==> flow/design.v <==
module pixel_sort_asc (
	 input clk, reset, soft_rst,
	 input enable, 
	 input      [15:0] Pixel_in1, Pixel_in2, Pixel_in3, Pixel_in4 , Pixel_in5 , Pixel_in6, Pixel_in7, Pixel_in8,
	 output reg [15:0] Pixel_out1, Pixel_out2, Pixel_out3, Pixel_out4 , Pixel_out5 , Pixel_out6, Pixel_out7, Pixel_out8,    output reg valid_out
);
integer i, j;
reg [15:0] array [1:8]; 
reg [15:0] temp;
reg [15:0] in1, in2, in3, in4, in5, in6, in7, in8;
always @(posedge clk)
 begin
 if (reset)
     begin
	  in1 <= 0;
	  in2 <= 0; 
	  in3 <= 0; 
	  in4 <=	0;
	  in5 <=	0; 
	  in6 <=	0; 
	  in7 <=	0; 
	  in8 <=	0; 
	  valid_out <= 0; 
		 Pixel_out1 <= 0;
		 Pixel_out2 <= 0;
		 Pixel_out3 <= 0;
		 Pixel_out4 <= 0;
		 Pixel_out5 <= 0;
		 Pixel_out6 <= 0;
		 Pixel_out7 <= 0;
		 Pixel_out8 <= 0; 
	  end 
	  else if(soft_rst)
		 begin 
	    in1 <=  0;
		 in2 <=  0; 
	    in3 <=  0; 
	    in4 <=	0;
	    in5 <=	0; 
	    in6 <=	0; 
	    in7 <=	0; 
	    in8 <=	0; 
	    valid_out <= 0; 
		 Pixel_out1 <= 0;
		 Pixel_out2 <= 0;
		 Pixel_out3 <= 0;
		 Pixel_out4 <= 0;
		 Pixel_out5 <= 0;
		 Pixel_out6 <= 0;
		 Pixel_out7 <= 0;
		 Pixel_out8 <= 0; 
       end
		 else  if(enable)
		 begin
       valid_out <= 1;
		in1<= Pixel_in1;
		in2<= Pixel_in2; 
		in3<= Pixel_in3; 
		in4<= Pixel_in4;  
		in5<=	Pixel_in5; 
		in6<=	Pixel_in6; 
		in7<=	Pixel_in7; 
		in8<=	Pixel_in8; 
		 Pixel_out1 <= array[8];
		 Pixel_out2 <= array[7];
		 Pixel_out3 <= array[6];
		 Pixel_out4 <= array[5];
		 Pixel_out5 <= array[4];
		 Pixel_out6 <= array[3];
		 Pixel_out7 <= array[2];
		 Pixel_out8 <= array[1];
	  	end
		 else begin
		 valid_out <= 0;
		 in1 <=  0;
		 in2 <=  0; 
	    in3 <=  0; 
	    in4 <=	0;
	    in5 <=	0; 
	    in6 <=	0; 
	    in7 <=	0; 
	    in8 <=	0; 
		 Pixel_out1 <= 0;
		 Pixel_out2 <= 0;
		 Pixel_out3 <= 0;
		 Pixel_out4 <= 0;
		 Pixel_out5 <= 0;
		 Pixel_out6 <= 0;
		 Pixel_out7 <= 0;
		 Pixel_out8 <= 0; 
       end	
 end 
 always @(*)
  begin
 if (reset)
     begin
		 array[1] =  0; 
		 array[2] =	 0;
		 array[3] =  0;
		 array[4] =  0;
		 array[5] =  0;
		 array[6] =  0;
		 array[7] =  0;
		 array[8] =  0;
	  end 
	  else if(soft_rst)
		 begin 
	    array[1] =  0; 
		 array[2] =	 0;
		 array[3] =  0;
		 array[4] =  0;
		 array[5] =  0;
		 array[6] =  0;
		 array[7] =  0;
		 array[8] =  0;
	     end
	else  begin
			 array[1] =  Pixel_in1; 
			 array[2] =	 Pixel_in2;
			 array[3] =  Pixel_in3;
			 array[4] =  Pixel_in4;
			 array[5] =  Pixel_in5;
			 array[6] =  Pixel_in6;
			 array[7] =  Pixel_in7;
			 array[8] =  Pixel_in8;
 for ( i= 8; i>0; i=i-1) begin
		for(j=1; j<i; j=j+1) begin 
		 if (array[j] < array[j + 1])
          begin
            temp = array[j];
            array[j] = array[j + 1];
            array[j + 1] = temp;
				end
		   end
		end
	end
 end 
endmodule 
Tool chain data of pixel_sort_asc
The steps from the RTL of pixel_sort_asc to its reports follow in flow order.
Lines are those of the file above, counted from 1.
{ "inputs": {"design": "pixel_sort_asc", "clock": "clk", "cell_library": "sky130hd", "pvt_corner": "tt_025C_1v80"} }

Elaborated design
Counts by Yosys on the flattened word-level netlist (proc, flatten, opt, wreduce). Print and check cells are left out. Cells with the same type and inputs are merged into one.
{ "bits": {"register_bits": 129, "out_inout_bits": 129} }
{ "classes": {"compare": 28, "n_mux": 57, "logic": 1, "reduce_and_logical": 2} }
{ "op_table": {"columns": ["operator", "n"], "rows": [
  ["16-bit 2-to-1 mux", 56],
  ["16-bit less-than comparator", 28],
  ["3-bit OR reduction", 1],
  ["2-bit OR reduction", 1],
  ["1-bit inverter", 1],
  ["1-bit 2-to-1 mux", 1]
]} }

Logic depth
Yosys ltp: most cells in a row. Word level: on the elaborated netlist, between registers, memories and ports. Mapped: between sequential cells and ports; inverters and the memories' decode and read muxes count.
{ "logic_depth": {"depth_word": 26, "abc_area": 0, "depth_mapped": 192, "depth_no_buf": 171} }

After synthesis
The flow's flattened synthesis, as Yosys stat reports it; memories are mapped. The netlist is that of the ABC_AREA named above (0 if unset); the other value can give another one.
{ "synth_totals": {"mapped_cells": 3571, "yosys_area_um2": 24197.0, "sequential_area_um2": 2582.5, "ffs": 129} }
{ "by_type": {"columns": ["type", "n"], "rows": [
  ["sky130_fd_sc_hd__ha_1", 387],
  ["sky130_fd_sc_hd__dfxtp_1", 129],
  ["sky130_fd_sc_hd__a21oi_1", 431],
  ["sky130_fd_sc_hd__mux2i_1", 197],
  ["sky130_fd_sc_hd__o21ai_0", 347],
  ["sky130_fd_sc_hd__nor2_1", 455],
  ["sky130_fd_sc_hd__nand2_1", 364],
  ["sky130_fd_sc_hd__inv_1", 279],
  ["sky130_fd_sc_hd__a21o_1", 95],
  ["sky130_fd_sc_hd__nand4_1", 79],
  ["sky130_fd_sc_hd__clkbuf_1", 126],
  ["sky130_fd_sc_hd__a211oi_1", 62],
  ["sky130_fd_sc_hd__mux2_2", 28],
  ["sky130_fd_sc_hd__nor2b_1", 45],
  ["sky130_fd_sc_hd__nand3_1", 53],
  ["sky130_fd_sc_hd__nand2b_1", 41],
  ["sky130_fd_sc_hd__o22ai_1", 33],
  ["sky130_fd_sc_hd__nor3_1", 34]
]} }
Other cell types: 82; their cells: 386.

Path before layout
Source: OpenSTA report_checks on the synthesized netlist (no wires, ideal clock, input and output delay 20% of the period each), path of least setup slack; recovery checks are left aside. Register names are those of the netlist, which keeps one name where synthesis merged equal registers.
{ "synth_path": {"path_kind": "input to register", "startpoint": "in Pixel_in2[1]", "endpoint": "reg Pixel_out8[15]", "period_ps": 38000, "input_delay_ps": 7600, "setup_ps": 135, "launch_ps": 7600, "arrival_time_ps": 39397, "path_slack_ps": -1533, "delay_ps": 31932, "path_stages": 180, "period_less_setup_slack_ps": 39533} }
"delay_ps" is the arrival time less input delay plus setup time.
"path_stages": output pins that drive a net of the path, with the launching flip-flop's if there is one; two outputs of one cell count as two.
"period_less_setup_slack_ps" = period - worst setup slack (recovery checks aside). The figure is calculated, with input and output delays left at 20% of the set period.
Between the ends stands the longest chain of elaborated cells between them, by number of cells; it is not shown to be the way that was timed. Of several equally long chains one is given.
Each line given opens the expression or statement behind the cell; cells for indexed reads and writes are added by Yosys, which also makes memories of some case tables.
A register here has more assigning lines than the two given.
{ "synth_via": {"cell_sequence": "sky130_fd_sc_hd__inv_1 sky130_fd_sc_hd__ha_1 sky130_fd_sc_hd__a2111o_1 sky130_fd_sc_hd__a311o_1 sky130_fd_sc_hd__nor2_1 sky130_fd_sc_hd__clkbuf_1 sky130_fd_sc_hd__clkbuf_1 sky130_fd_sc_hd__nor2_1 sky130_fd_sc_hd__a21oi_1 sky130_fd_sc_hd__inv_1 sky130_fd_sc_hd__ha_1 sky130_fd_sc_hd__a21oi_1 sky130_fd_sc_hd__o21ai_1 sky130_fd_sc_hd__a211o_1 sky130_fd_sc_hd__or3_1 sky130_fd_sc_hd__o31ai_4 sky130_fd_sc_hd__clkbuf_1 sky130_fd_sc_hd__clkbuf_1 (+144 left out) sky130_fd_sc_hd__a21oi_1 sky130_fd_sc_hd__inv_1 sky130_fd_sc_hd__o41ai_4 sky130_fd_sc_hd__buf_4 sky130_fd_sc_hd__mux2i_1 sky130_fd_sc_hd__ha_1 sky130_fd_sc_hd__nor2b_1 sky130_fd_sc_hd__o21ai_0 sky130_fd_sc_hd__nand2b_1 sky130_fd_sc_hd__a21oi_1 sky130_fd_sc_hd__nor2b_1 sky130_fd_sc_hd__o21ai_0 sky130_fd_sc_hd__nand2b_1 sky130_fd_sc_hd__a221oi_1 sky130_fd_sc_hd__o21ai_1 sky130_fd_sc_hd__nor2_2 sky130_fd_sc_hd__buf_2 sky130_fd_sc_hd__o22ai_1", "elab_chain_len": 26, "cells_between": 77, "classes_between": "28 x compare; 49 x mux"} }
{ "synth_lines": {"columns": ["item", "line_no", "text"], "rows": [
  ["start, declared", 4, "input [15:0] Pixel_in1, Pixel_in2, Pixel_in3, Pixel_in4 , Pixel_in5 , Pixel_in6, Pixel_in7, Pixel_in8,"],
  ["16-bit less-than comparator", 128, "if (array[j] < array[j + 1])"],
  ["16-bit 2-to-1 mux", 128, null],
  ["16-bit less-than comparator", 128, null],
  ["16-bit 2-to-1 mux", 128, null],
  ["16-bit less-than comparator", 128, null],
  ["16-bit 2-to-1 mux", 128, null],
  ["16-bit less-than comparator", 128, null],
  ["(+12 left out)", null, null],
  ["16-bit 2-to-1 mux", 128, null],
  ["16-bit less-than comparator", 128, null],
  ["16-bit 2-to-1 mux", 128, null],
  ["16-bit less-than comparator", 128, null],
  ["16-bit 2-to-1 mux", 128, null],
  ["16-bit less-than comparator", 128, null],
  ["16-bit 2-to-1 mux", 128, null],
  ["end, assigned", 71, "Pixel_out8 <= array[1];"],
  ["end, assigned", 90, "Pixel_out8 <= 0;"],
  ["end, declared", 5, "output reg [15:0] Pixel_out1, Pixel_out2, Pixel_out3, Pixel_out4 , Pixel_out5 , Pixel_out6, Pixel_out7, Pixel_ ..."]
]} }

Path in the finished layout
From the final timing report of flow run 1: the path of least setup slack in the routed layout; clock arrival at registers is part of the times.
The path's times are printed in steps of 10 ps; the period is the one set.
{ "layout_path": {"path_kind": "input to register", "startpoint": "in Pixel_in2[1]", "endpoint": "reg Pixel_out8[0]", "period_ps": 36500, "input_delay_ps": 7300, "setup_ps": 110, "launch_ps": 7300, "arrival_time_ps": 34650, "path_slack_ps": 2170, "path_stages": 159} }
Between the ends stands the longest chain of elaborated cells between them, by number of cells; it is not shown to be the way that was timed. Of several equally long chains one is given.
A register here has more assigning lines than the two given.
{ "layout_via": {"cell_sequence": "sky130_fd_sc_hd__buf_12 sky130_fd_sc_hd__inv_16 sky130_fd_sc_hd__ha_4 sky130_fd_sc_hd__a2111o_1 sky130_fd_sc_hd__a311o_2 sky130_fd_sc_hd__nor2_4 sky130_fd_sc_hd__buf_6 sky130_fd_sc_hd__nor2_4 sky130_fd_sc_hd__a21oi_4 sky130_fd_sc_hd__inv_2 sky130_fd_sc_hd__ha_4 sky130_fd_sc_hd__a21oi_4 sky130_fd_sc_hd__a21boi_2 sky130_fd_sc_hd__a211o_1 sky130_fd_sc_hd__or3_4 sky130_fd_sc_hd__o31ai_4 sky130_fd_sc_hd__buf_6 sky130_fd_sc_hd__buf_8 (+123 left out) sky130_fd_sc_hd__o41ai_4 sky130_fd_sc_hd__buf_6 sky130_fd_sc_hd__mux2i_2 sky130_fd_sc_hd__ha_1 sky130_fd_sc_hd__a21oi_2 sky130_fd_sc_hd__nor2b_1 sky130_fd_sc_hd__o21ai_1 sky130_fd_sc_hd__nand2b_1 sky130_fd_sc_hd__a21oi_2 sky130_fd_sc_hd__nor2b_1 sky130_fd_sc_hd__o21ai_1 sky130_fd_sc_hd__nand2b_1 sky130_fd_sc_hd__a221oi_2 sky130_fd_sc_hd__o21a_1 sky130_fd_sc_hd__buf_6 sky130_fd_sc_hd__buf_12 sky130_fd_sc_hd__nand2_8 sky130_fd_sc_hd__mux2i_1", "elab_chain_len": 26, "cells_between": 77, "classes_between": "28 x compare; 49 x mux"} }
{ "layout_lines": {"columns": ["item", "line_no", "text"], "rows": [
  ["start, declared", 4, "input [15:0] Pixel_in1, Pixel_in2, Pixel_in3, Pixel_in4 , Pixel_in5 , Pixel_in6, Pixel_in7, Pixel_in8,"],
  ["16-bit less-than comparator", 128, "if (array[j] < array[j + 1])"],
  ["16-bit 2-to-1 mux", 128, null],
  ["16-bit less-than comparator", 128, null],
  ["16-bit 2-to-1 mux", 128, null],
  ["16-bit less-than comparator", 128, null],
  ["16-bit 2-to-1 mux", 128, null],
  ["16-bit less-than comparator", 128, null],
  ["(+12 left out)", null, null],
  ["16-bit 2-to-1 mux", 128, null],
  ["16-bit less-than comparator", 128, null],
  ["16-bit 2-to-1 mux", 128, null],
  ["16-bit less-than comparator", 128, null],
  ["16-bit 2-to-1 mux", 128, null],
  ["16-bit less-than comparator", 128, null],
  ["16-bit 2-to-1 mux", 128, null],
  ["end, assigned", 71, "Pixel_out8 <= array[1];"],
  ["end, assigned", 90, "Pixel_out8 <= 0;"],
  ["end, declared", 5, "output reg [15:0] Pixel_out1, Pixel_out2, Pixel_out3, Pixel_out4 , Pixel_out5 , Pixel_out6, Pixel_out7, Pixel_ ..."]
]} }

Ticket comment

Measured data: module pixel_sort_asc, platform sky130hd, 5 stored runs of the flow under differing settings, order arbitrary. Input and output delays are each 20% of the period that was set; the output load is 0.01 pF.
"timing.achieved_period_ps": clock period set for the run, less the worst setup slack. It is reckoned from that one timing run; input and output delays stay at 20% of the period that was set.
"worst_setup_path_time_ps" is the time allowed to the run's worst setup path (the clock period less input and output delay, where it has them) less its slack. Clock arrival times count: a late capture clock shortens it, a late launch clock lengthens it.
"worst_setup_path_time_ps" is known to 10 ps.
[
  {
    "run": "flow run 1",
    "settings": { "CORE_UTILIZATION": 40, "SETUP_SLACK_MARGIN": 5.0, "period_ns": 36.5, "CAP_MARGIN": 20, "CORE_MARGIN": 2, "SLEW_MARGIN": 20 },
    "results": { "synth_chip_area_um2": 24197.0, "worst_setup_path_time_ps": 27030, "timing.worst_path_kind": "input to register", "final_die_area_um2": 62475.0, "timing.setup.ws_ps": 2172, "timing.achieved_period_ps": 34328, "final_util_frac": 0.635, "final_stdcell_area_um2": 38204.1, "timing.hold.ws_ps": 7509, "tns_setup_ps": 0 }
  },
  {
    "run": "flow run 2",
    "settings": { "ABC_AREA": 0, "CAP_MARGIN": 40, "CORE_UTILIZATION": 47, "CTS_CLUSTER_DIAMETER": 248, "CTS_CLUSTER_SIZE": 72, "GPL_TIMING_DRIVEN": 1, "MAX_ROUTING_LAYER": "met4", "PLACE_DENSITY_LB_ADDON": 0.18, "SLEW_MARGIN": 25, "TNS_END_PERCENT": 10, "period_ns": 37.1, "CORE_MARGIN": 2 },
    "results": { "synth_chip_area_um2": 24197.0, "worst_setup_path_time_ps": 28360, "timing.worst_path_kind": "input to register", "final_die_area_um2": 53314.8, "timing.setup.ws_ps": 1325, "timing.achieved_period_ps": 35775, "final_util_frac": 0.639, "final_stdcell_area_um2": 32646.3, "timing.hold.ws_ps": 7644, "tns_setup_ps": 0 }
  },
  {
    "run": "flow run 3",
    "settings": { "ABC_AREA": 1, "CELL_PAD_IN_SITES_DETAIL_PLACEMENT": 1, "CORE_ASPECT_RATIO": 1.98, "CORE_UTILIZATION": 71, "GPL_ROUTABILITY_DRIVEN": 1, "GPL_TIMING_DRIVEN": 1, "MAX_ROUTING_LAYER": "met4", "PLACE_DENSITY_LB_ADDON": 0.28, "SETUP_SLACK_MARGIN": 5.0, "TNS_END_PERCENT": 70, "period_ns": 32.8, "CAP_MARGIN": 20, "CORE_MARGIN": 2, "SLEW_MARGIN": 20 },
    "outcome": "not finished: placement ended with error DPL-0033"
  },
  {
    "run": "flow run 4",
    "settings": { "CORE_UTILIZATION": 15, "SETUP_SLACK_MARGIN": 1.0, "period_ns": 36.5, "CAP_MARGIN": 20, "CORE_MARGIN": 2, "SLEW_MARGIN": 20 },
    "results": { "synth_chip_area_um2": 24197.0, "worst_setup_path_time_ps": 27300, "timing.worst_path_kind": "input to register", "final_die_area_um2": 164540.0, "timing.setup.ws_ps": 1902, "timing.achieved_period_ps": 34598, "final_util_frac": 0.239, "final_stdcell_area_um2": 38311.7, "timing.hold.ws_ps": 7522, "tns_setup_ps": 0 }
  },
  {
    "run": "flow run 5",
    "settings": { "ABC_AREA": 1, "CELL_PAD_IN_SITES_DETAIL_PLACEMENT": 1, "CORE_ASPECT_RATIO": 1.98, "CORE_MARGIN": 10, "CORE_UTILIZATION": 71, "CTS_CLUSTER_DIAMETER": 175, "GPL_ROUTABILITY_DRIVEN": 0, "GPL_TIMING_DRIVEN": 1, "MAX_ROUTING_LAYER": "met4", "PLACE_DENSITY_LB_ADDON": 0.28, "SETUP_SLACK_MARGIN": 5.0, "TNS_END_PERCENT": 90, "period_ns": 32.8, "CAP_MARGIN": 20, "SLEW_MARGIN": 20 },
    "outcome": "not finished: placement ended with error DPL-0033"
  }
]
